==> flow/design.v <==
module bcd (
    start_value,
    reset,
    clock,
    increment,
    convert,
    ready,
    bcd_value,
    int_value,
    num_digits,
    is_invalid
);
    input [33:0] start_value;
    input reset;
    input clock;
    input increment;
    input convert;
    output ready;
    output [43:0] bcd_value;
    output [33:0] int_value;
    output [4:0] num_digits;
    output is_invalid;
    wire _56;
    wire [19:0] _52;
    wire [19:0] _51;
    wire _53;
    wire [15:0] _49;
    wire [15:0] _48;
    wire _50;
    wire [11:0] _46;
    wire [11:0] _45;
    wire _47;
    wire [7:0] _43;
    wire [7:0] _42;
    wire _44;
    wire [3:0] _40;
    wire [3:0] _39;
    wire _41;
    wire [3:0] _34;
    wire [4:0] _35;
    reg _54;
    wire _32;
    wire _55;
    wire _58;
    reg _60;
    wire _1;
    reg _57;
    wire [4:0] _30;
    wire [4:0] _104;
    wire [3:0] _102;
    wire [3:0] _101;
    wire _103;
    wire [4:0] _106;
    wire [4:0] _100;
    wire [3:0] _97;
    wire _99;
    wire [4:0] _107;
    wire [4:0] _96;
    wire [3:0] _93;
    wire _95;
    wire [4:0] _108;
    wire [4:0] _92;
    wire [3:0] _89;
    wire _91;
    wire [4:0] _109;
    wire [4:0] _88;
    wire [3:0] _85;
    wire _87;
    wire [4:0] _110;
    wire [4:0] _84;
    wire [3:0] _81;
    wire _83;
    wire [4:0] _111;
    wire [4:0] _80;
    wire [3:0] _77;
    wire _79;
    wire [4:0] _112;
    wire [4:0] _76;
    wire [3:0] _73;
    wire _75;
    wire [4:0] _113;
    wire [4:0] _72;
    wire [3:0] _69;
    wire _71;
    wire [4:0] _114;
    wire [4:0] _68;
    wire [3:0] _65;
    wire _67;
    wire [4:0] _115;
    wire [4:0] _64;
    wire [3:0] _61;
    wire _63;
    wire [4:0] _116;
    wire [4:0] _117;
    reg [4:0] _118;
    wire [4:0] _3;
    reg [4:0] _31;
    wire [33:0] _119;
    wire [33:0] _123;
    wire [33:0] _124;
    wire [33:0] _121;
    reg [33:0] _126;
    wire [33:0] _5;
    reg [33:0] _120;
    wire [43:0] _37;
    wire [3:0] _341;
    wire [3:0] _342;
    wire [3:0] _338;
    wire _339;
    wire _340;
    wire [3:0] _344;
    wire [3:0] _334;
    wire _331;
    wire _332;
    wire [3:0] _336;
    wire [3:0] _337;
    wire [3:0] _326;
    wire _323;
    wire _324;
    wire [3:0] _328;
    wire [3:0] _329;
    wire [3:0] _318;
    wire _315;
    wire _316;
    wire [3:0] _320;
    wire [3:0] _321;
    wire [3:0] _310;
    wire _307;
    wire _308;
    wire [3:0] _312;
    wire [3:0] _313;
    wire [3:0] _302;
    wire _299;
    wire _300;
    wire [3:0] _304;
    wire [3:0] _305;
    wire [3:0] _294;
    wire _291;
    wire _292;
    wire [3:0] _296;
    wire [3:0] _297;
    wire [3:0] _286;
    wire _283;
    wire _284;
    wire [3:0] _288;
    wire [3:0] _289;
    wire [3:0] _278;
    wire _275;
    wire _276;
    wire [3:0] _280;
    wire [3:0] _281;
    wire [3:0] _270;
    wire _267;
    wire _268;
    wire [3:0] _272;
    wire [3:0] _273;
    wire [3:0] _262;
    wire _259;
    wire _260;
    wire [3:0] _264;
    wire [3:0] _257;
    wire [3:0] _253;
    wire _255;
    wire [3:0] _249;
    wire _251;
    wire [3:0] _245;
    wire _247;
    wire [3:0] _241;
    wire _243;
    wire [3:0] _237;
    wire _239;
    wire [3:0] _233;
    wire _235;
    wire [3:0] _229;
    wire _231;
    wire [3:0] _225;
    wire _227;
    wire [3:0] _221;
    wire _223;
    wire [3:0] _218;
    wire _220;
    wire _224;
    wire _228;
    wire _232;
    wire _236;
    wire _240;
    wire _244;
    wire _248;
    wire _252;
    wire _256;
    wire [3:0] _265;
    wire [43:0] _345;
    wire [32:0] _130;
    wire [33:0] _132;
    wire [33:0] _8;
    wire [33:0] _129;
    reg [33:0] _134;
    wire [33:0] _9;
    reg [33:0] convert_buffer;
    wire _216;
    wire [3:0] _211;
    wire [3:0] _212;
    wire [3:0] _208;
    wire [3:0] _207;
    wire _209;
    wire _210;
    wire [3:0] _213;
    wire [3:0] _205;
    wire [3:0] _200;
    wire _202;
    wire _203;
    wire [3:0] _206;
    wire [3:0] _198;
    wire [3:0] _193;
    wire _195;
    wire _196;
    wire [3:0] _199;
    wire [3:0] _191;
    wire [3:0] _186;
    wire _188;
    wire _189;
    wire [3:0] _192;
    wire [3:0] _184;
    wire [3:0] _179;
    wire _181;
    wire _182;
    wire [3:0] _185;
    wire [3:0] _177;
    wire [3:0] _172;
    wire _174;
    wire _175;
    wire [3:0] _178;
    wire [3:0] _170;
    wire [3:0] _165;
    wire _167;
    wire _168;
    wire [3:0] _171;
    wire [3:0] _163;
    wire [3:0] _158;
    wire _160;
    wire _161;
    wire [3:0] _164;
    wire [3:0] _156;
    wire [3:0] _151;
    wire _153;
    wire _154;
    wire [3:0] _157;
    wire [3:0] _149;
    wire [3:0] _144;
    wire _146;
    wire _147;
    wire [3:0] _150;
    wire [3:0] _142;
    wire [3:0] _137;
    wire _139;
    wire _140;
    wire [3:0] _143;
    wire [43:0] _214;
    wire [42:0] _215;
    wire [43:0] _217;
    wire [43:0] _136;
    reg [43:0] _346;
    wire [43:0] _10;
    reg [43:0] _38;
    wire _364;
    wire [1:0] _25;
    wire vdd;
    wire gnd;
    wire _348;
    reg _349;
    wire _12;
    reg _28;
    wire _29;
    wire [1:0] _362;
    wire [1:0] _59;
    wire [5:0] _359;
    wire [5:0] _350;
    wire _14;
    wire _16;
    wire [5:0] _354;
    wire [5:0] _355;
    wire [5:0] _353;
    reg [5:0] _356;
    wire [5:0] _17;
    reg [5:0] bits_processed;
    wire _360;
    wire [1:0] _361;
    wire [1:0] _133;
    wire [1:0] _125;
    wire _19;
    wire [1:0] _357;
    wire _21;
    wire [1:0] _358;
    reg [1:0] _363;
    wire [1:0] _22;
    (* fsm_encoding="one_hot" *)
    reg [1:0] _26;
    reg _365;
    wire _23;
    assign _56 = 1'b0;
    assign _52 = _38[39:20];
    assign _51 = _38[19:0];
    assign _53 = _51 == _52;
    assign _49 = _38[31:16];
    assign _48 = _38[15:0];
    assign _50 = _48 == _49;
    assign _46 = _38[23:12];
    assign _45 = _38[11:0];
    assign _47 = _45 == _46;
    assign _43 = _38[15:8];
    assign _42 = _38[7:0];
    assign _44 = _42 == _43;
    assign _40 = _38[7:4];
    assign _39 = _38[3:0];
    assign _41 = _39 == _40;
    assign _34 = _31[4:1];
    assign _35 = { _56,
                   _34 };
    always @* begin
        case (_35)
        0:
            _54 <= gnd;
        1:
            _54 <= _41;
        2:
            _54 <= _44;
        3:
            _54 <= _47;
        4:
            _54 <= _50;
        default:
            _54 <= _53;
        endcase
    end
    assign _32 = _31[0:0];
    assign _55 = _32 ? gnd : _54;
    assign _58 = _29 ? _57 : _55;
    always @* begin
        case (_26)
        2'b11:
            _60 <= _58;
        default:
            _60 <= _57;
        endcase
    end
    assign _1 = _60;
    always @(posedge _16) begin
        if (_14)
            _57 <= _56;
        else
            _57 <= _1;
    end
    assign _30 = 5'b00000;
    assign _104 = 5'b00001;
    assign _102 = 4'b0000;
    assign _101 = _38[3:0];
    assign _103 = _101 == _102;
    assign _106 = _103 ? _30 : _104;
    assign _100 = 5'b00010;
    assign _97 = _38[7:4];
    assign _99 = _97 == _102;
    assign _107 = _99 ? _106 : _100;
    assign _96 = 5'b00011;
    assign _93 = _38[11:8];
    assign _95 = _93 == _102;
    assign _108 = _95 ? _107 : _96;
    assign _92 = 5'b00100;
    assign _89 = _38[15:12];
    assign _91 = _89 == _102;
    assign _109 = _91 ? _108 : _92;
    assign _88 = 5'b00101;
    assign _85 = _38[19:16];
    assign _87 = _85 == _102;
    assign _110 = _87 ? _109 : _88;
    assign _84 = 5'b00110;
    assign _81 = _38[23:20];
    assign _83 = _81 == _102;
    assign _111 = _83 ? _110 : _84;
    assign _80 = 5'b00111;
    assign _77 = _38[27:24];
    assign _79 = _77 == _102;
    assign _112 = _79 ? _111 : _80;
    assign _76 = 5'b01000;
    assign _73 = _38[31:28];
    assign _75 = _73 == _102;
    assign _113 = _75 ? _112 : _76;
    assign _72 = 5'b01001;
    assign _69 = _38[35:32];
    assign _71 = _69 == _102;
    assign _114 = _71 ? _113 : _72;
    assign _68 = 5'b01010;
    assign _65 = _38[39:36];
    assign _67 = _65 == _102;
    assign _115 = _67 ? _114 : _68;
    assign _64 = 5'b01011;
    assign _61 = _38[43:40];
    assign _63 = _61 == _102;
    assign _116 = _63 ? _115 : _64;
    assign _117 = _29 ? _116 : _31;
    always @* begin
        case (_26)
        2'b11:
            _118 <= _117;
        default:
            _118 <= _31;
        endcase
    end
    assign _3 = _118;
    always @(posedge _16) begin
        if (_14)
            _31 <= _30;
        else
            _31 <= _3;
    end
    assign _119 = 34'b0000000000000000000000000000000000;
    assign _123 = 34'b0000000000000000000000000000000001;
    assign _124 = _120 + _123;
    assign _121 = _21 ? _8 : _120;
    always @* begin
        case (_26)
        2'b00:
            _126 <= _121;
        2'b10:
            _126 <= _124;
        default:
            _126 <= _120;
        endcase
    end
    assign _5 = _126;
    always @(posedge _16) begin
        if (_14)
            _120 <= _119;
        else
            _120 <= _5;
    end
    assign _37 = 44'b00000000000000000000000000000000000000000000;
    assign _341 = 4'b0001;
    assign _342 = _218 + _341;
    assign _338 = 4'b1001;
    assign _339 = _218 < _338;
    assign _340 = ~ _339;
    assign _344 = _340 ? _102 : _342;
    assign _334 = _221 + _341;
    assign _331 = _221 < _338;
    assign _332 = ~ _331;
    assign _336 = _332 ? _102 : _334;
    assign _337 = _220 ? _336 : _221;
    assign _326 = _225 + _341;
    assign _323 = _225 < _338;
    assign _324 = ~ _323;
    assign _328 = _324 ? _102 : _326;
    assign _329 = _224 ? _328 : _225;
    assign _318 = _229 + _341;
    assign _315 = _229 < _338;
    assign _316 = ~ _315;
    assign _320 = _316 ? _102 : _318;
    assign _321 = _228 ? _320 : _229;
    assign _310 = _233 + _341;
    assign _307 = _233 < _338;
    assign _308 = ~ _307;
    assign _312 = _308 ? _102 : _310;
    assign _313 = _232 ? _312 : _233;
    assign _302 = _237 + _341;
    assign _299 = _237 < _338;
    assign _300 = ~ _299;
    assign _304 = _300 ? _102 : _302;
    assign _305 = _236 ? _304 : _237;
    assign _294 = _241 + _341;
    assign _291 = _241 < _338;
    assign _292 = ~ _291;
    assign _296 = _292 ? _102 : _294;
    assign _297 = _240 ? _296 : _241;
    assign _286 = _245 + _341;
    assign _283 = _245 < _338;
    assign _284 = ~ _283;
    assign _288 = _284 ? _102 : _286;
    assign _289 = _244 ? _288 : _245;
    assign _278 = _249 + _341;
    assign _275 = _249 < _338;
    assign _276 = ~ _275;
    assign _280 = _276 ? _102 : _278;
    assign _281 = _248 ? _280 : _249;
    assign _270 = _253 + _341;
    assign _267 = _253 < _338;
    assign _268 = ~ _267;
    assign _272 = _268 ? _102 : _270;
    assign _273 = _252 ? _272 : _253;
    assign _262 = _257 + _341;
    assign _259 = _257 < _338;
    assign _260 = ~ _259;
    assign _264 = _260 ? _102 : _262;
    assign _257 = _38[43:40];
    assign _253 = _38[39:36];
    assign _255 = _253 == _338;
    assign _249 = _38[35:32];
    assign _251 = _249 == _338;
    assign _245 = _38[31:28];
    assign _247 = _245 == _338;
    assign _241 = _38[27:24];
    assign _243 = _241 == _338;
    assign _237 = _38[23:20];
    assign _239 = _237 == _338;
    assign _233 = _38[19:16];
    assign _235 = _233 == _338;
    assign _229 = _38[15:12];
    assign _231 = _229 == _338;
    assign _225 = _38[11:8];
    assign _227 = _225 == _338;
    assign _221 = _38[7:4];
    assign _223 = _221 == _338;
    assign _218 = _38[3:0];
    assign _220 = _218 == _338;
    assign _224 = _220 ? _223 : gnd;
    assign _228 = _224 ? _227 : gnd;
    assign _232 = _228 ? _231 : gnd;
    assign _236 = _232 ? _235 : gnd;
    assign _240 = _236 ? _239 : gnd;
    assign _244 = _240 ? _243 : gnd;
    assign _248 = _244 ? _247 : gnd;
    assign _252 = _248 ? _251 : gnd;
    assign _256 = _252 ? _255 : gnd;
    assign _265 = _256 ? _264 : _257;
    assign _345 = { _265,
                    _273,
                    _281,
                    _289,
                    _297,
                    _305,
                    _313,
                    _321,
                    _329,
                    _337,
                    _344 };
    assign _130 = convert_buffer[32:0];
    assign _132 = { _130,
                    _56 };
    assign _8 = start_value;
    assign _129 = _21 ? _8 : convert_buffer;
    always @* begin
        case (_26)
        2'b00:
            _134 <= _129;
        2'b01:
            _134 <= _132;
        default:
            _134 <= convert_buffer;
        endcase
    end
    assign _9 = _134;
    always @(posedge _16) begin
        if (_14)
            convert_buffer <= _119;
        else
            convert_buffer <= _9;
    end
    assign _216 = convert_buffer[33:33];
    assign _211 = 4'b0011;
    assign _212 = _207 + _211;
    assign _208 = 4'b0101;
    assign _207 = _38[3:0];
    assign _209 = _207 < _208;
    assign _210 = ~ _209;
    assign _213 = _210 ? _212 : _207;
    assign _205 = _200 + _211;
    assign _200 = _38[7:4];
    assign _202 = _200 < _208;
    assign _203 = ~ _202;
    assign _206 = _203 ? _205 : _200;
    assign _198 = _193 + _211;
    assign _193 = _38[11:8];
    assign _195 = _193 < _208;
    assign _196 = ~ _195;
    assign _199 = _196 ? _198 : _193;
    assign _191 = _186 + _211;
    assign _186 = _38[15:12];
    assign _188 = _186 < _208;
    assign _189 = ~ _188;
    assign _192 = _189 ? _191 : _186;
    assign _184 = _179 + _211;
    assign _179 = _38[19:16];
    assign _181 = _179 < _208;
    assign _182 = ~ _181;
    assign _185 = _182 ? _184 : _179;
    assign _177 = _172 + _211;
    assign _172 = _38[23:20];
    assign _174 = _172 < _208;
    assign _175 = ~ _174;
    assign _178 = _175 ? _177 : _172;
    assign _170 = _165 + _211;
    assign _165 = _38[27:24];
    assign _167 = _165 < _208;
    assign _168 = ~ _167;
    assign _171 = _168 ? _170 : _165;
    assign _163 = _158 + _211;
    assign _158 = _38[31:28];
    assign _160 = _158 < _208;
    assign _161 = ~ _160;
    assign _164 = _161 ? _163 : _158;
    assign _156 = _151 + _211;
    assign _151 = _38[35:32];
    assign _153 = _151 < _208;
    assign _154 = ~ _153;
    assign _157 = _154 ? _156 : _151;
    assign _149 = _144 + _211;
    assign _144 = _38[39:36];
    assign _146 = _144 < _208;
    assign _147 = ~ _146;
    assign _150 = _147 ? _149 : _144;
    assign _142 = _137 + _211;
    assign _137 = _38[43:40];
    assign _139 = _137 < _208;
    assign _140 = ~ _139;
    assign _143 = _140 ? _142 : _137;
    assign _214 = { _143,
                    _150,
                    _157,
                    _164,
                    _171,
                    _178,
                    _185,
                    _192,
                    _199,
                    _206,
                    _213 };
    assign _215 = _214[42:0];
    assign _217 = { _215,
                    _216 };
    assign _136 = _21 ? _37 : _38;
    always @* begin
        case (_26)
        2'b00:
            _346 <= _136;
        2'b01:
            _346 <= _217;
        2'b10:
            _346 <= _345;
        default:
            _346 <= _38;
        endcase
    end
    assign _10 = _346;
    always @(posedge _16) begin
        if (_14)
            _38 <= _37;
        else
            _38 <= _10;
    end
    assign _364 = _21 ? gnd : vdd;
    assign _25 = 2'b00;
    assign vdd = 1'b1;
    assign gnd = 1'b0;
    assign _348 = _29 ? vdd : gnd;
    always @* begin
        case (_26)
        2'b11:
            _349 <= _348;
        default:
            _349 <= _28;
        endcase
    end
    assign _12 = _349;
    always @(posedge _16) begin
        if (_14)
            _28 <= _56;
        else
            _28 <= _12;
    end
    assign _29 = ~ _28;
    assign _362 = _29 ? _26 : _25;
    assign _59 = 2'b11;
    assign _359 = 6'b100001;
    assign _350 = 6'b000000;
    assign _14 = reset;
    assign _16 = clock;
    assign _354 = 6'b000001;
    assign _355 = bits_processed + _354;
    assign _353 = _21 ? _350 : bits_processed;
    always @* begin
        case (_26)
        2'b00:
            _356 <= _353;
        2'b01:
            _356 <= _355;
        default:
            _356 <= bits_processed;
        endcase
    end
    assign _17 = _356;
    always @(posedge _16) begin
        if (_14)
            bits_processed <= _350;
        else
            bits_processed <= _17;
    end
    assign _360 = bits_processed == _359;
    assign _361 = _360 ? _59 : _26;
    assign _133 = 2'b01;
    assign _125 = 2'b10;
    assign _19 = increment;
    assign _357 = _19 ? _125 : _26;
    assign _21 = convert;
    assign _358 = _21 ? _133 : _357;
    always @* begin
        case (_26)
        2'b00:
            _363 <= _358;
        2'b01:
            _363 <= _361;
        2'b10:
            _363 <= _59;
        2'b11:
            _363 <= _362;
        default:
            _363 <= _26;
        endcase
    end
    assign _22 = _363;
    always @(posedge _16) begin
        if (_14)
            _26 <= _25;
        else
            _26 <= _22;
    end
    always @* begin
        case (_26)
        2'b00:
            _365 <= _364;
        default:
            _365 <= gnd;
        endcase
    end
    assign _23 = _365;
    assign ready = _23;
    assign bcd_value = _38;
    assign int_value = _120;
    assign num_digits = _31;
    assign is_invalid = _57;
endmodule
module aoc (
    data_value,
    data_valid,
    reset,
    clock,
    puzzle,
    result_valid,
    result_value,
    data_ready,
    debug
);
    input [63:0] data_value;
    input data_valid;
    input reset;
    input clock;
    input [4:0] puzzle;
    output result_valid;
    output [63:0] result_value;
    output data_ready;
    output [1:0] debug;
    wire [1:0] _29;
    wire [1:0] _63;
    wire [1:0] _59;
    wire [1:0] _58;
    wire [1:0] _60;
    wire [1:0] _61;
    wire [1:0] _62;
    wire [1:0] _64;
    wire [1:0] _66;
    wire [1:0] _67;
    wire [1:0] _1;
    reg [1:0] _30;
    wire _68;
    wire _72;
    wire _70;
    wire _71;
    wire _73;
    wire _74;
    wire _3;
    reg _69;
    wire [63:0] _89;
    wire [33:0] _79;
    wire [29:0] _78;
    wire [63:0] _80;
    wire [63:0] _81;
    wire _77;
    wire [63:0] _82;
    wire [63:0] _83;
    wire [63:0] _84;
    wire [63:0] _85;
    wire [63:0] _86;
    wire [63:0] _87;
    wire [63:0] _88;
    wire [63:0] _5;
    reg [63:0] invalid_sum;
    wire [63:0] _91;
    wire [63:0] _92;
    wire [63:0] _93;
    wire [63:0] _94;
    wire [63:0] _95;
    wire [63:0] _6;
    reg [63:0] _90;
    wire _150;
    wire _151;
    wire _152;
    wire [33:0] _33;
    wire [33:0] _146;
    wire [33:0] _147;
    wire [33:0] _142;
    wire [33:0] _143;
    wire [33:0] _144;
    wire [63:0] _9;
    wire [33:0] _136;
    wire _11;
    wire [33:0] _137;
    wire [33:0] _133;
    wire [33:0] _134;
    wire _126;
    wire [33:0] _97;
    wire [33:0] _96;
    wire [33:0] _98;
    wire [33:0] _99;
    wire [33:0] _100;
    wire [33:0] _101;
    wire [33:0] _12;
    reg [33:0] range;
    wire [33:0] _118;
    wire _56;
    wire _102;
    wire _103;
    wire _104;
    wire _105;
    wire _106;
    wire _107;
    wire _13;
    reg _51;
    wire gnd;
    wire _109;
    wire _110;
    wire _111;
    wire _112;
    wire _14;
    reg _49;
    wire _16;
    wire _18;
    wire [84:0] _52;
    wire _53;
    wire _54;
    wire _57;
    wire [33:0] _119;
    wire [33:0] _116;
    wire [33:0] _120;
    wire [33:0] _121;
    wire [33:0] _122;
    wire [33:0] _123;
    wire [33:0] _124;
    wire [33:0] _19;
    reg [33:0] range_counter;
    wire _47;
    wire _127;
    wire vdd;
    wire _108;
    wire _125;
    wire _128;
    wire _129;
    wire _130;
    wire _131;
    wire _20;
    reg _40;
    wire _42;
    wire [33:0] _135;
    wire [33:0] _138;
    wire [33:0] _139;
    wire [33:0] _140;
    wire [33:0] _21;
    reg [33:0] _36;
    wire _38;
    wire [33:0] _145;
    wire [33:0] _148;
    wire [33:0] _149;
    wire [33:0] _22;
    reg [33:0] _32;
    wire _34;
    wire _153;
    wire [4:0] _27;
    wire [4:0] _24;
    wire _28;
    wire _154;
    wire _25;
    reg _114;
    assign _29 = 2'b00;
    assign _63 = 2'b01;
    assign _59 = 2'b11;
    assign _58 = 2'b10;
    assign _60 = _57 ? _59 : _58;
    assign _61 = _47 ? _60 : _30;
    assign _62 = _42 ? _61 : _30;
    assign _64 = _38 ? _63 : _62;
    assign _66 = _34 ? _29 : _64;
    assign _67 = _28 ? _66 : _30;
    assign _1 = _67;
    always @(posedge _18) begin
        if (_16)
            _30 <= _29;
        else
            _30 <= _1;
    end
    assign _68 = 1'b0;
    assign _72 = _11 ? gnd : vdd;
    assign _70 = _11 ? gnd : vdd;
    assign _71 = _38 ? _70 : gnd;
    assign _73 = _34 ? _72 : _71;
    assign _74 = _28 ? _73 : _69;
    assign _3 = _74;
    always @(posedge _18) begin
        if (_16)
            _69 <= _68;
        else
            _69 <= _3;
    end
    assign _89 = 64'b0000000000000000000000000000000000000000000000000000000000000000;
    assign _79 = _52[78:45];
    assign _78 = 30'b000000000000000000000000000000;
    assign _80 = { _78,
                   _79 };
    assign _81 = invalid_sum + _80;
    assign _77 = _52[84:84];
    assign _82 = _77 ? _81 : invalid_sum;
    assign _83 = _57 ? _82 : invalid_sum;
    assign _84 = _47 ? _83 : invalid_sum;
    assign _85 = _42 ? _84 : invalid_sum;
    assign _86 = _38 ? invalid_sum : _85;
    assign _87 = _34 ? invalid_sum : _86;
    assign _88 = _28 ? _87 : invalid_sum;
    assign _5 = _88;
    always @(posedge _18) begin
        if (_16)
            invalid_sum <= _89;
        else
            invalid_sum <= _5;
    end
    assign _91 = _47 ? _90 : invalid_sum;
    assign _92 = _42 ? _91 : _90;
    assign _93 = _38 ? _90 : _92;
    assign _94 = _34 ? _90 : _93;
    assign _95 = _28 ? _94 : _90;
    assign _6 = _95;
    always @(posedge _18) begin
        if (_16)
            _90 <= _89;
        else
            _90 <= _6;
    end
    assign _150 = _47 ? gnd : vdd;
    assign _151 = _42 ? _150 : gnd;
    assign _152 = _38 ? _114 : _151;
    assign _33 = 34'b0000000000000000000000000000000000;
    assign _146 = _9[33:0];
    assign _147 = _11 ? _146 : _32;
    assign _142 = _114 ? _33 : _32;
    assign _143 = _47 ? _32 : _142;
    assign _144 = _42 ? _143 : _32;
    assign _9 = data_value;
    assign _136 = _9[33:0];
    assign _11 = data_valid;
    assign _137 = _11 ? _136 : _36;
    assign _133 = _114 ? _33 : _36;
    assign _134 = _47 ? _36 : _133;
    assign _126 = _114 ? gnd : _125;
    assign _97 = 34'b0000000000000000000000000000000001;
    assign _96 = _36 - _32;
    assign _98 = _96 + _97;
    assign _99 = _38 ? range : _98;
    assign _100 = _34 ? range : _99;
    assign _101 = _28 ? _100 : range;
    assign _12 = _101;
    always @(posedge _18) begin
        if (_16)
            range <= _33;
        else
            range <= _12;
    end
    assign _118 = range_counter + _97;
    assign _56 = _51 == gnd;
    assign _102 = _57 ? vdd : gnd;
    assign _103 = _47 ? _102 : gnd;
    assign _104 = _42 ? _103 : gnd;
    assign _105 = _38 ? _51 : _104;
    assign _106 = _34 ? _51 : _105;
    assign _107 = _28 ? _106 : _51;
    assign _13 = _107;
    always @(posedge _18) begin
        if (_16)
            _51 <= _68;
        else
            _51 <= _13;
    end
    assign gnd = 1'b0;
    assign _109 = _108 ? vdd : gnd;
    assign _110 = _38 ? _49 : _109;
    assign _111 = _34 ? _49 : _110;
    assign _112 = _28 ? _111 : _49;
    assign _14 = _112;
    always @(posedge _18) begin
        if (_16)
            _49 <= _68;
        else
            _49 <= _14;
    end
    assign _16 = reset;
    assign _18 = clock;
    bcd
        bcd
        ( .clock(_18),
          .reset(_16),
          .convert(_49),
          .start_value(_32),
          .increment(_51),
          .ready(_52[0:0]),
          .bcd_value(_52[44:1]),
          .int_value(_52[78:45]),
          .num_digits(_52[83:79]),
          .is_invalid(_52[84:84]) );
    assign _53 = _52[0:0];
    assign _54 = _53 == vdd;
    assign _57 = _54 & _56;
    assign _119 = _57 ? _118 : range_counter;
    assign _116 = _114 ? _33 : range_counter;
    assign _120 = _47 ? _119 : _116;
    assign _121 = _42 ? _120 : range_counter;
    assign _122 = _38 ? range_counter : _121;
    assign _123 = _34 ? range_counter : _122;
    assign _124 = _28 ? _123 : range_counter;
    assign _19 = _124;
    always @(posedge _18) begin
        if (_16)
            range_counter <= _33;
        else
            range_counter <= _19;
    end
    assign _47 = range_counter < range;
    assign _127 = _47 ? _125 : _126;
    assign vdd = 1'b1;
    assign _108 = ~ _40;
    assign _125 = _108 ? vdd : _40;
    assign _128 = _42 ? _127 : _125;
    assign _129 = _38 ? _40 : _128;
    assign _130 = _34 ? _40 : _129;
    assign _131 = _28 ? _130 : _40;
    assign _20 = _131;
    always @(posedge _18) begin
        if (_16)
            _40 <= _68;
        else
            _40 <= _20;
    end
    assign _42 = _40 == vdd;
    assign _135 = _42 ? _134 : _36;
    assign _138 = _38 ? _137 : _135;
    assign _139 = _34 ? _36 : _138;
    assign _140 = _28 ? _139 : _36;
    assign _21 = _140;
    always @(posedge _18) begin
        if (_16)
            _36 <= _33;
        else
            _36 <= _21;
    end
    assign _38 = _36 == _33;
    assign _145 = _38 ? _32 : _144;
    assign _148 = _34 ? _147 : _145;
    assign _149 = _28 ? _148 : _32;
    assign _22 = _149;
    always @(posedge _18) begin
        if (_16)
            _32 <= _33;
        else
            _32 <= _22;
    end
    assign _34 = _32 == _33;
    assign _153 = _34 ? _114 : _152;
    assign _27 = 5'b00100;
    assign _24 = puzzle;
    assign _28 = _24 == _27;
    assign _154 = _28 ? _153 : _114;
    assign _25 = _154;
    always @(posedge _18) begin
        if (_16)
            _114 <= _68;
        else
            _114 <= _25;
    end
    assign result_valid = _114;
    assign result_value = _90;
    assign data_ready = _69;
    assign debug = _30;
endmodule
module aoc_top (
    puzzle,
    data_value,
    data_valid,
    reset,
    clock,
    result_valid,
    result_value,
    data_ready,
    debug
);
    input [4:0] puzzle;
    input [63:0] data_value;
    input data_valid;
    input reset;
    input clock;
    output result_valid;
    output [63:0] result_value;
    output data_ready;
    output [1:0] debug;
    wire [1:0] _16;
    wire _17;
    wire [63:0] _18;
    wire [4:0] _5;
    wire [63:0] _7;
    wire _9;
    wire _11;
    wire _13;
    wire [67:0] _15;
    wire _19;
    assign _16 = _15[67:66];
    assign _17 = _15[65:65];
    assign _18 = _15[64:1];
    assign _5 = puzzle;
    assign _7 = data_value;
    assign _9 = data_valid;
    assign _11 = reset;
    assign _13 = clock;
    aoc
        aoc
        ( .clock(_13),
          .reset(_11),
          .data_valid(_9),
          .data_value(_7),
          .puzzle(_5),
          .result_valid(_15[0:0]),
          .result_value(_15[64:1]),
          .data_ready(_15[65:65]),
          .debug(_15[67:66]) );
    assign _19 = _15[0:0];
    assign result_valid = _19;
    assign result_value = _18;
    assign data_ready = _17;
    assign debug = _16;
endmodule
module aoc_day2 (
    input         clock,
    input         reset,
    input  [63:0] data_value,
    input         data_valid,
    output        data_ready,
    output        result_valid,
    output [63:0] result_value
);
    wire [1:0] debug_unused;
    aoc aoc (
        .clock        (clock),
        .reset        (reset),
        .puzzle       (5'b00100),
        .data_value   (data_value),
        .data_valid   (data_valid),
        .data_ready   (data_ready),
        .result_valid (result_valid),
        .result_value (result_value),
        .debug        (debug_unused)
    );
endmodule
Tool chain data of aoc_day2
The steps from the RTL of aoc_day2 to its reports follow in flow order.
Lines are those of the file above, counted from 1.
Library cell names are shortened.
Not given: n/a
- top module: aoc_day2
- clock input: clock
- cell library: sky130hd
- library corner: tt_025C_1v80

Word-level counts
Source: Yosys, flattened and elaborated, memories not mapped. Widths are those after wreduce. Registers that Yosys merges into a memory's read port (data or address) are not register bits. Print and check cells do not count. Equal cells are merged and count once.
- bits in registers at 396
- latch bits: 0
- memory bits (writable) at 0
- memory bits (read-only) at 0
- word width x clocked read ports: 0
- memory cells at 0
- output and inout bits at 66
- add/sub/neg operators: 28
- multiply operators at 0
- divide/modulo/power cells at 0
- $lt $le $gt $ge at 23
- noted equal/unequal tests: 43
- shift-type cells at 0
- noted multiplexer cells: 90
- bitwise gates (word level): 6
- noted reductions and logical operators: 45
- operators by type and width (kind ; count):
    34-bit two-way mux ; 10
    4-bit two-way mux ; 35
    34-bit parallel mux with 2-bit select ; 2
    44-bit parallel mux with 3-bit select ; 1
    34-bit by 1-bit adder with 34-bit output (second input constant) ; 3
    34-bit zero test ; 2
    64-bit by 34-bit adder with 64-bit output ; 1
    4-bit by 1-bit adder with 4-bit output (second input constant) ; 11
    4-bit by 3-bit less-than comparator with 1-bit output (second input constant) ; 11
    4-bit less-than comparator (second input constant) ; 11
    4-bit zero test ; 11
    44-bit two-way mux ; 1
    4-bit by 2-bit adder with 4-bit output (second input constant) ; 10
    4-bit == test (second input constant) ; 10
    2-bit != test (second input constant) ; 17
    34-bit subtractor ; 1
    34-bit less-than comparator ; 1
    3-bit AND reduction ; 11
    1-bit two-way mux ; 26
    20-bit == test ; 1
    16-bit == test ; 1
    5-bit AND reduction ; 3
    3-bit two-way mux ; 5
    2-bit nonzero test ; 7
    12-bit == test ; 1
    2-bit AND reduction ; 6
    6-bit parallel mux with 2-bit select ; 1
    2-bit two-way mux ; 6
Other operator kinds: 22; their cells: 29.

Logic depth
Longest topological path by Yosys (ltp), each cell counted once; first at word level (registers and memories cut), then after technology mapping (sequential cells cut; the memories' decode and read muxes count).
- depth in word-level cells: 12
- ABC_AREA at 0
- depth in mapped cells at 14
- depth with buffers taken out at 14

Netlist
Yosys stat after the flow's synthesis: flattened, memories mapped to cells. It holds for the ABC_AREA given above (unset counts as 0); a run with the other value may have another netlist.
Totals and module areas in this step are rounded.
- cell count: 3083
- cell area after synthesis: 0.0239 mm^2
- area of sequential cells at 0.00795 mm^2
- flip-flop cells at 397
- buffer cells at 190
- cell types (cell type ; count):
    dfxtp_1 ; 397
    ha_1 ; 169
    a21oi_1 ; 356
    nand2_1 ; 451
    nor2_1 ; 219
    o21ai_0 ; 146
    xnor2_1 ; 80
    nand3_1 ; 127
    clkbuf_1 ; 152
    mux2i_1 ; 54
    inv_1 ; 138
    a211oi_1 ; 67
    xor2_1 ; 50
    nand4_1 ; 49
    a21o_1 ; 40
    a22o_1 ; 34
    nor3_1 ; 45
    nor4_1 ; 35
Other cell types: 76; their cells: 474.
The figures by module come from a second, unflattened synthesis with its own total; it is not the netlist above.
- noted cells (unflattened synthesis): 3025
- noted area (unflattened synthesis): 0.024 mm^2
Each row is one instance without its submodules.
- by module (module ; instances ; cells ; area (mm^2) ; seq. area (mm^2)):
    aoc ; 1 ; 1871 ; 0.015 ; 0.00543
    bcd ; 1 ; 1152 ; 0.00899 ; 0.00256
    aoc_day2 ; 1 ; 2 ; 0.0000075 ; 0

Timing after synthesis
Source: OpenSTA report_checks on the synthesized netlist (no wires, ideal clock, input and output delay 20% of the period each), path of least setup slack; recovery checks are left aside. Register names are those of the netlist, which keeps one name where synthesis merged equal registers.
- kind: flip-flop to flip-flop
- start point: register aoc._32[17]
- end point: register aoc.range[32]
- clock period: 5.0 ns
- setup time at 0.122 ns
- launch time at the first pin: 0.000 ns
- noted arrival time: 2.970 ns
- path slack at 1.908 ns
- path delay at 3.092 ns
- stages on the path: 13
- buffers on the path: 0
- synthesis period reached at 3.092 ns
"path delay" = arrival - input delay + setup time.
"stages on the path": output pins that drive a net of the path, with the launching flip-flop's if there is one; two outputs of one cell count as two.
"synthesis period reached" = period - worst setup slack (recovery checks aside). The figure is calculated, with input and output delays left at 20% of the set period.
The rows between start and end are the longest chain of elaborated cells between them; the timing report does not say that the signal goes this way. Where chains are equally long, one stands for them.
Each line given opens the expression or statement behind the cell; cells for indexed reads and writes are added by Yosys, which also makes memories of some case tables.
- path through: dfxtp_1 > inv_1 > ha_1 > ha_1 > a21o_1 > a31o_2 > a211oi_1 > o211ai_1 > a2111oi_1 > o31ai_1 > nand3_1 > mux2i_1 > a311o_1
- noted length of the longest elaborated chain: 3
- ends and longest elaborated chain, post-synthesis (what ; line ; source):
    start: declaration ; 880 ; reg [33:0] _32;
    start: assignment ; 1074 ; _32 <= _33;
    start: assignment ; 1076 ; _32 <= _22;
    34-bit zero test ; 1078 ; assign _34 = _32 == _33;
    1-bit inverter ; n/a ;
    2-bit AND reduction ; n/a ;
    end: assignment ; 977 ; range <= _33;
    end: assignment ; 979 ; range <= _12;
    end: declaration ; 824 ; reg [33:0] range;

Path in the finished layout
Path of least setup slack in the final report of run 1 (OpenROAD, finished layout, wires in). Where an end is a register, its clock arrival counts in the times.
- kind: flip-flop to flip-flop
- start point: register aoc._32[1]
- end point: register aoc.range[32]
- clock period: 3.93 ns
- setup time at 0.11 ns
- launch time at the first pin: 0.60 ns
- noted arrival time: 4.10 ns
- path slack at 0.30 ns
- stages on the path: 13
- buffers on the path: 0
The rows between start and end are the longest chain of elaborated cells between them; the timing report does not say that the signal goes this way. Where chains are equally long, one stands for them.
- path through: dfxtp_1 > ha_1 > inv_1 > ha_1 > a21o_1 > a21oi_1 > or4_1 > a21oi_1 > a2111oi_2 > o31ai_1 > nand3_1 > mux2i_1 > a311o_1
- noted length of the longest elaborated chain: 3
- ends and longest elaborated chain, after layout (what ; line ; source):
    start: declaration ; 880 ; reg [33:0] _32;
    start: assignment ; 1074 ; _32 <= _33;
    start: assignment ; 1076 ; _32 <= _22;
    34-bit zero test ; 1078 ; assign _34 = _32 == _33;
    1-bit inverter ; n/a ;
    2-bit AND reduction ; n/a ;
    end: assignment ; 977 ; range <= _33;
    end: assignment ; 979 ; range <= _12;
    end: declaration ; 824 ; reg [33:0] range;

Hand-over note for aoc_day2

Below are 5 stored runs of the flow (Yosys, OpenROAD; platform sky130hd) on aoc_day2, each with its settings and what was measured, unordered. Constraints: input delay and output delay 20% of the set period each, output load 0.01 pF.
"reached clock period": clock period set for the run, less the worst setup slack. It is reckoned from that one timing run; input and output delays stay at 20% of the period that was set.
By "time used up by the worst setup path" is meant the share of the clock period that the worst setup path is allowed (20% is reserved at inputs, 20% at outputs), minus its slack. Clock arrival times at its registers enter into it.
The measured numbers are rounded.

Run 1
Settings were period_ns = 3.93; CAP_MARGIN = 20; CORE_MARGIN = 2; CORE_UTILIZATION = 40; SLEW_MARGIN = 20
- noted the area inside the die boundary: 0.0618 mm^2
- utilization of the finished layout at 0.461
- chip area in the Yosys report at 0.0239 mm^2
- time used up by the worst setup path: 3.63 ns
- type of the worst setup path: flip-flop to flip-flop
- worst hold slack at 0.450 ns
- reached clock period: 3.628 ns
- total negative setup slack: 0.000 ns
- setup slack of the worst path: 0.302 ns

Run 2
Settings were CORE_UTILIZATION = 47; CTS_CLUSTER_SIZE = 64; GPL_TIMING_DRIVEN = 0; MAX_ROUTING_LAYER = met5; MIN_ROUTING_LAYER = met2; PLACE_DENSITY_LB_ADDON = 0.03; SLEW_MARGIN = 15; period_ns = 2.58; CAP_MARGIN = 20; CORE_MARGIN = 2
- noted the area inside the die boundary: 0.0527 mm^2
- worst hold slack at 0.449 ns
- total negative setup slack: -126 ns
- chip area in the Yosys report at 0.0239 mm^2
- utilization of the finished layout at 0.682
- time used up by the worst setup path: 3.30 ns
- type of the worst setup path: flip-flop to flip-flop
- setup slack of the worst path: -0.721 ns
- reached clock period: 3.301 ns

Run 3
Settings were CAP_MARGIN = 35; CORE_MARGIN = 9; CORE_UTILIZATION = 54; CTS_CLUSTER_DIAMETER = 135; CTS_CLUSTER_SIZE = 86; HOLD_SLACK_MARGIN = -0.04; PLACE_DENSITY_LB_ADDON = 0.18; SETUP_SLACK_MARGIN = 0.63; TNS_END_PERCENT = 5; period_ns = 3.89; SLEW_MARGIN = 20
- total negative setup slack: 0.000 ns
- worst hold slack at 0.465 ns
- reached clock period: 3.239 ns
- chip area in the Yosys report at 0.0239 mm^2
- setup slack of the worst path: 0.651 ns
- noted the area inside the die boundary: 0.0522 mm^2
- utilization of the finished layout at 0.612
- time used up by the worst setup path: 3.24 ns
- type of the worst setup path: flip-flop to flip-flop

Run 4
Settings were period_ns = 5.0; CAP_MARGIN = 20; CORE_MARGIN = 2; CORE_UTILIZATION = 40; SLEW_MARGIN = 20
- utilization of the finished layout at 0.458
- time used up by the worst setup path: 3.85 ns
- type of the worst setup path: flip-flop to flip-flop
- worst hold slack at 0.450 ns
- total negative setup slack: 0.000 ns
- reached clock period: 3.851 ns
- noted the area inside the die boundary: 0.0618 mm^2
- chip area in the Yosys report at 0.0239 mm^2
- setup slack of the worst path: 1.15 ns

Run 5
Settings were ABC_AREA = 0; CAP_MARGIN = 10; CELL_PAD_IN_SITES_DETAIL_PLACEMENT = 2; CELL_PAD_IN_SITES_GLOBAL_PLACEMENT = 1; CORE_ASPECT_RATIO = 1.34; CORE_MARGIN = 10; CORE_UTILIZATION = 58; CTS_CLUSTER_DIAMETER = 309; CTS_CLUSTER_SIZE = 93; GPL_ROUTABILITY_DRIVEN = 0; GPL_TIMING_DRIVEN = 1; HOLD_SLACK_MARGIN = 0.28; MAX_ROUTING_LAYER = met5; MIN_ROUTING_LAYER = met1; PLACE_DENSITY = 0.37; SLEW_MARGIN = 30; TNS_END_PERCENT = 95; period_ns = 5.85
- stopped before the end: placement reported DPL-0033

End of note.
